==> flow/design.v <==
module top #(parameter WIDTH = 32)
(
	input				   clk,
	input				   rst,
	input 				   div_ready,
	input 				   div_datavalid_i,
	input 	   [WIDTH-1:0] div_dividend_i,
	input 	   [WIDTH-1:0] div_divisor_i,
	output reg 		 	   div_doing_o,
	output reg 		 	   div_qrvalid_o,
	output reg [WIDTH-1:0] div_quotient_o,
	output reg [WIDTH-1:0] div_remainder_o
);
reg [2*WIDTH  :0] div_remainder_r 	[WIDTH-1:0];
reg [2*WIDTH-1:0] div_divisor_r   	[WIDTH-1:0];
reg [  WIDTH-1:0] div_quotient_r  	[WIDTH-1:0];
reg               div_data_valid_r 	[WIDTH-1:0];
reg 		 	  div_qrvalid_r;
reg [WIDTH-1:0]   div_quotiento_r;
reg [WIDTH-1:0]   div_remaindero_r;
always @(posedge clk) begin
    if (rst) begin
    	div_doing_o <= 1'b0;
    end
    else if (div_qrvalid_o) begin
      	div_doing_o <= 1'b0;
    end
    else if(div_datavalid_i) begin
      	div_doing_o <= 1'b1;
    end
end
always @(posedge clk ) begin
	if (rst) begin
    	div_quotient_o 	<= 1'b0;
		div_remainder_o	<= 0;
		div_qrvalid_o	<=0;
    end
	else if (div_ready)begin
		div_quotient_o 	<= 1'b0;
		div_remainder_o	<= 0;
		div_qrvalid_o	<=0;
	end
	else if(div_qrvalid_r)begin
		div_quotient_o 	<= div_quotiento_r;
		div_remainder_o	<= div_remaindero_r;
		div_qrvalid_o	<= div_qrvalid_r;
	end
end
genvar div_m_var;
always @ (posedge clk ) begin
	if (rst) begin
		div_remainder_r	[0] <= {2*WIDTH+1{1'b0}};
		div_divisor_r  	[0] <= {2*WIDTH  {1'b0}};
		div_quotient_r 	[0] <= {  WIDTH  {1'b0}};
		div_data_valid_r[0] <=            1'b0  ;
	end else if (div_datavalid_i) begin
		if (|div_divisor_i) begin 
			div_remainder_r	[0] 	<= (div_dividend_i<<1) - (div_divisor_i<<WIDTH);
			div_divisor_r  	[0] 	<= div_divisor_i<<WIDTH;
			div_quotient_r 	[0] 	<= {  WIDTH  {1'b0}};
			div_data_valid_r[0] 	<=            1'b1  ;
		end else begin
			div_remainder_r	[0] 	<= {2*WIDTH+1{1'b0}};
			div_divisor_r  	[0] 	<= {2*WIDTH  {1'b0}};
			div_quotient_r 	[0] 	<= {  WIDTH  {1'b0}};
			div_data_valid_r[0] 	<=            1'b0  ;
		end
	end else begin
		div_remainder_r	[0]		<= {2*WIDTH+1{1'b0}};
		div_divisor_r  	[0]		<= {2*WIDTH  {1'b0}};
		div_quotient_r 	[0]		<= {  WIDTH  {1'b0}};
		div_data_valid_r[0]		<=            1'b0  ;
	end
end
generate
for (div_m_var=1;div_m_var<WIDTH;div_m_var=div_m_var+1) begin: calculate_cycle
	always @ (posedge clk ) begin
		if (rst) begin
			div_remainder_r[div_m_var] 	<= {2*WIDTH+1{1'b0}};
			div_divisor_r  [div_m_var] 	<= {2*WIDTH  {1'b0}};
			div_quotient_r [div_m_var] 	<= {  WIDTH  {1'b0}};
			div_data_valid_r[div_m_var] <=            1'b0  ;
		end else if (div_data_valid_r[div_m_var-1]) begin
			if (div_remainder_r[div_m_var-1][2*WIDTH]) begin 
				div_remainder_r[div_m_var] <= ((div_remainder_r[div_m_var-1]+div_divisor_r[div_m_var-1])<<1) - div_divisor_r[div_m_var-1];
				div_divisor_r  [div_m_var] <= div_divisor_r  [div_m_var-1];
				div_quotient_r [div_m_var] <= div_quotient_r [div_m_var-1]<<1 ;
				div_data_valid_r[div_m_var] <= div_data_valid_r[div_m_var-1];
			end else begin 
				div_remainder_r[div_m_var] <= (div_remainder_r[div_m_var-1]<<1) - div_divisor_r[div_m_var-1];
				div_divisor_r  [div_m_var] <= div_divisor_r  [div_m_var-1];
				div_quotient_r [div_m_var] <= (div_quotient_r [div_m_var-1]<<1) + 1'b1;
				div_data_valid_r[div_m_var] <= div_data_valid_r[div_m_var-1];
			end
		end else begin
			div_remainder_r[div_m_var] <= div_remainder_r[div_m_var-1];
			div_divisor_r  [div_m_var] <= div_divisor_r  [div_m_var-1];
			div_quotient_r [div_m_var] <= div_quotient_r [div_m_var-1];
			div_data_valid_r[div_m_var] <= div_data_valid_r[div_m_var-1];
		end
	end
end
endgenerate
always @ (posedge clk ) begin
	if (rst) begin
		div_remaindero_r <= {WIDTH{1'b0}};
		div_remaindero_r  <= {WIDTH{1'b0}};
		div_qrvalid_r  <=        1'b0  ;
	end else if (div_data_valid_r[WIDTH-1]) begin
		if (div_remainder_r[WIDTH-1][2*WIDTH]) begin
			div_remaindero_r <= (div_remainder_r[WIDTH-1]+div_divisor_r[WIDTH-1])>>WIDTH;
			div_quotiento_r  <= div_quotient_r [WIDTH-1]<<1;
			div_qrvalid_r  <= div_data_valid_r[WIDTH-1];
		end else begin
			div_remaindero_r <= div_remainder_r[WIDTH-1]>>WIDTH;
			div_quotiento_r  <= (div_quotient_r [WIDTH-1]<<1) + 1'b1;
			div_qrvalid_r  <= div_data_valid_r[WIDTH-1];
		end
	end else begin
			div_qrvalid_r  <= div_data_valid_r[WIDTH-1];
	end
end
endmodule
# Step by step through the tools: top
# Tool output for the design above, in the order of the flow.
# Line numbers count from 1 in the design file above.
# Operators carry their Yosys type and port widths (W data, S select, Z words).
# Library cell names are shortened.
# The mark n/a stands for no value.
# setup
top_module,top
clock,clk
cell_library,sky130hd
pvt_corner,tt_025C_1v80

# After elaboration
# Counts by Yosys on the flattened word-level netlist (proc, flatten, opt, wreduce). Print and check cells are left out. Cells with the same type and inputs are merged into one.
# op_classes
logic,4
reduce_logical,7
muxes,126
addsub,126
# op_table
operator,n
$sub A65 B64 Y65,62
$mux W65,62
$add A64 B64 Y64,32
$mux W31,58
$add A31 B1 Y31 const B,29
$sub A33 B64 Y65,1
$mux W32,2
$add A32 B1 Y32 const B,1
$reduce_or A32 Y1,1
$reduce_or A2 Y1,4
$mux W3,2
$not A1 Y1,4
$add A2 B1 Y3 const B,1
$reduce_or A3 Y1,1
$reduce_and A2 Y1,1
$mux W1,2
# bits
elab_cells,398
inputBits,68
reg_bits,4198

# Depth
# Yosys ltp: most cells in a row. Word level: on the elaborated netlist, between registers, memories and ports. Mapped: between sequential cells and ports; inverters and the memories' decode and read muxes count.
# depth
depth_word,4
ABC_AREA,0
mapped_depth,29
depth_no_buf,28

# Netlist
# The flow's flattened synthesis, as Yosys stat reports it; memories are mapped. The netlist is that of the ABC_AREA named above (0 if unset); the other value can give another one.
# types
cell,n
dfxtp_1,3203
ha_1,1986
mux2i_1,1671
nor2_1,3878
xnor2_1,1128
mux2_2,773
a21oi_1,1694
a21o_1,1041
inv_1,1641
xor2_1,511
o21ai_0,808
nand2_1,1012
clkbuf_1,708
nor2b_1,325
a211oi_1,259
o21bai_1,257
nand3_1,349
nand2b_1,276
# Other cell types: 82; their cells: 3008.
# mapped
ffs,3235
area_um2,208472.4
mapped_cells,24528
n_buf,851
seq_area_um2,65082.4

# Worst setup path after synthesis
# OpenSTA on the mapped netlist: ideal clock, no wires. The path of least setup slack (recovery checks aside). Input and output delay are each 20% of the period. Register names are those of the netlist, which keeps one name where synthesis merged equal registers.
# synth_path
kind,register -> register
start,register div_remainder_r[1][32]
end,register div_remainder_r[2][64]
setup_time_ns,0.120
delay_ns,5.523
setup_slack_ns,1.978
driving_pins,26
n_path_buf,0
arrival_ns,5.403
launch_ns,0.000
tclk_ns,7.5
period_less_setup_slack_ns,5.522
# "delay_ns" = arrival - input delay + setup time.
# "driving_pins": output pins that drive a net of the path, with the launching flip-flop's if there is one; two outputs of one cell count as two.
# "period_less_setup_slack_ns" is the clock period less the worst setup slack; recovery checks do not enter. This is arithmetic on one report: input and output delays are still those of the set period (20% each).
# The rows between start and end are the longest chain of elaborated cells between them; the timing report does not say that the signal goes this way. Where chains are equally long, one stands for them.
# A line is the first line of the expression or statement that the cell stems from. Yosys adds cells for indexed reads and writes and turns some case tables into memories.
# At most two assigning lines are given for a register; there are more.
# synth_via
path_cell_list,dfxtp_1 -> ha_1 -> inv_1 -> fa_1 -> nor2b_1 -> o21a_1 -> o21ai_0 -> a31oi_1 -> a31oi_1 -> o31a_1 -> a2bb2oi_1 -> a21oi_1 -> a31oi_1 -> o21ai_0 -> xnor2_1 -> mux2_2 -> ha_1 -> and4_1 -> and2_1 -> o21ai_0 -> o21ai_1 -> or4b_1 -> a31oi_1 -> xnor2_1 -> and3_1 -> o31a_1
elab_chain_cells,4
cone_cells,5
classes_between,add/sub (3); mux (2)
# synth_lines
item,line,source
start: declaration,14,reg [2*WIDTH :0] div_remainder_r [WIDTH-1:0];
start: assignment,85,div_remainder_r[div_m_var] <= ((div_remainder_r[div_m_var-1]+div_divisor_r[div_m_var-1])<<1) - div_divisor_r[d ...
start: assignment,90,div_remainder_r[div_m_var] <= (div_remainder_r[div_m_var-1]<<1) - div_divisor_r[div_m_var-1];
$add A64 B64 Y64,85,
$sub A65 B64 Y65,85,
$mux W65,84,if (div_remainder_r[div_m_var-1][2*WIDTH]) begin
$mux W65,83,end else if (div_data_valid_r[div_m_var-1]) begin
end: assignment,85,
end: assignment,90,
end: declaration,14,

# Timing after layout
# From the final timing report of run 1: the path of least setup slack in the routed layout; clock arrival at registers is part of the times.
# layout_path
kind,register -> register
start,register div_remainder_r[20][32]
end,register div_remainder_r[21][64]
n_path_buf,1
setup_time_ns,0.08
tclk_ns,4.54
driving_pins,28
launch_ns,0.97
arrival_ns,6.40
setup_slack_ns,-0.98
# The rows between start and end are the longest chain of elaborated cells between them; the timing report does not say that the signal goes this way. Where chains are equally long, one stands for them.
# At most two assigning lines are given for a register; there are more.
# layout_via
path_cell_list,dfxtp_4 -> ha_4 -> inv_2 -> fa_2 -> nor2b_2 -> o21ai_2 -> a21boi_2 -> o21a_1 -> o21a_1 -> o41a_1 -> buf_4 -> a21oi_4 -> o21bai_1 -> a21oi_1 -> xnor2_1 -> mux2_4 -> ha_4 -> a21oi_4 -> a21oi_2 -> or4b_1 -> o21a_1 -> a21o_1 -> a21oi_2 -> o21bai_1 -> a21oi_1 -> xnor2_1 -> or3_1 -> a31oi_1
elab_chain_cells,4
cone_cells,5
classes_between,add/sub (3); mux (2)
# layout_lines
item,line,source
start: declaration,14,reg [2*WIDTH :0] div_remainder_r [WIDTH-1:0];
start: assignment,85,div_remainder_r[div_m_var] <= ((div_remainder_r[div_m_var-1]+div_divisor_r[div_m_var-1])<<1) - div_divisor_r[d ...
start: assignment,90,div_remainder_r[div_m_var] <= (div_remainder_r[div_m_var-1]<<1) - div_divisor_r[div_m_var-1];
$add A64 B64 Y64,85,
$sub A65 B64 Y65,85,
$mux W65,84,if (div_remainder_r[div_m_var-1][2*WIDTH]) begin
$mux W65,83,end else if (div_data_valid_r[div_m_var-1]) begin
end: assignment,85,
end: assignment,90,
end: declaration,14,

Measured results for top: 2 stored runs of the Yosys and OpenROAD flow on sky130hd. The settings differ; the order carries no meaning. The constraints put input and output delay at 20% of the set period each and load the outputs with 0.01 pF.
"critical_path_time_ns" = time allowed to the worst setup path (clock period - input delay - output delay, where it has them) - its slack; a late launch clock adds to it, a late capture clock takes from it.

Run 1, flow files:
==> flow/run.sh <==
#!/bin/bash
# the make line also repeats the synthesis and layout settings of config.mk as NAME=value (left out here)
make -C /OpenROAD-flow-scripts/flow DESIGN_CONFIG=/design/flow/config.mk WORK_HOME=/design/flow/orfs CLKGATE_MAP_FILE= finish
==> flow/config.mk <==
export PLATFORM = sky130hd
export DESIGN_NAME = top
export DESIGN_NICKNAME = top
export VERILOG_FILES = /design/flow/design.v
export SDC_FILE = /design/flow/constraint.sdc
export NUM_CORES = 4
export LEC_CHECK = 0
export CAP_MARGIN = 20
export CELL_PAD_IN_SITES_GLOBAL_PLACEMENT = 2
export CORE_ASPECT_RATIO = 1.12
export CORE_MARGIN = 2
export CORE_UTILIZATION = 52
export CTS_CLUSTER_SIZE = 17
export GPL_ROUTABILITY_DRIVEN = 1
export GPL_TIMING_DRIVEN = 0
export MAX_ROUTING_LAYER = met5
export MIN_ROUTING_LAYER = met1
export SLEW_MARGIN = 15
==> flow/constraint.sdc <==
create_clock -name core_clock -period 4.54 [get_ports {clk}]
set_input_delay 0.9080 -clock core_clock [delete_from_list [all_inputs] [get_ports {clk}]]
set_output_delay 0.9080 -clock core_clock [all_outputs]
set_load 0.01 [all_outputs]

==> results of run 1, as CSV <==
result,value
critical_path_time_ns,5.52
worst_setup_path_type,"register -> register"
holdWs_ns,0.400
design_die_area_um2,405995.0
worstSetupSlack_ns,-0.979
yosys_chip_area_um2,208472.4
final_cell_area_um2,253104.0

Run 2, flow files:
==> flow/run.sh <==
#!/bin/bash
# the make line also repeats the synthesis and layout settings of config.mk as NAME=value (left out here)
make -C /OpenROAD-flow-scripts/flow DESIGN_CONFIG=/design/flow/config.mk WORK_HOME=/design/flow/orfs CLKGATE_MAP_FILE= finish
==> flow/config.mk <==
export PLATFORM = sky130hd
export DESIGN_NAME = top
export DESIGN_NICKNAME = top
export VERILOG_FILES = /design/flow/design.v
export SDC_FILE = /design/flow/constraint.sdc
export NUM_CORES = 4
export LEC_CHECK = 0
export ABC_AREA = 1
export CAP_MARGIN = 20
export CELL_PAD_IN_SITES_GLOBAL_PLACEMENT = 1
export CORE_MARGIN = 2
export CORE_UTILIZATION = 51
export CTS_CLUSTER_DIAMETER = 102
export GPL_ROUTABILITY_DRIVEN = 0
export MIN_ROUTING_LAYER = met1
export PLACE_DENSITY_LB_ADDON = 0.04
export SLEW_MARGIN = 35
==> flow/constraint.sdc <==
create_clock -name core_clock -period 9.63 [get_ports {clk}]
set_input_delay 1.9260 -clock core_clock [delete_from_list [all_inputs] [get_ports {clk}]]
set_output_delay 1.9260 -clock core_clock [all_outputs]
set_load 0.01 [all_outputs]

==> results of run 2, as CSV <==
result,value
design_die_area_um2,464177.0
yosys_chip_area_um2,233958.1
final_cell_area_um2,252879.0
holdWs_ns,0.402
critical_path_time_ns,4.74
worst_setup_path_type,"register -> register"
worstSetupSlack_ns,4.891
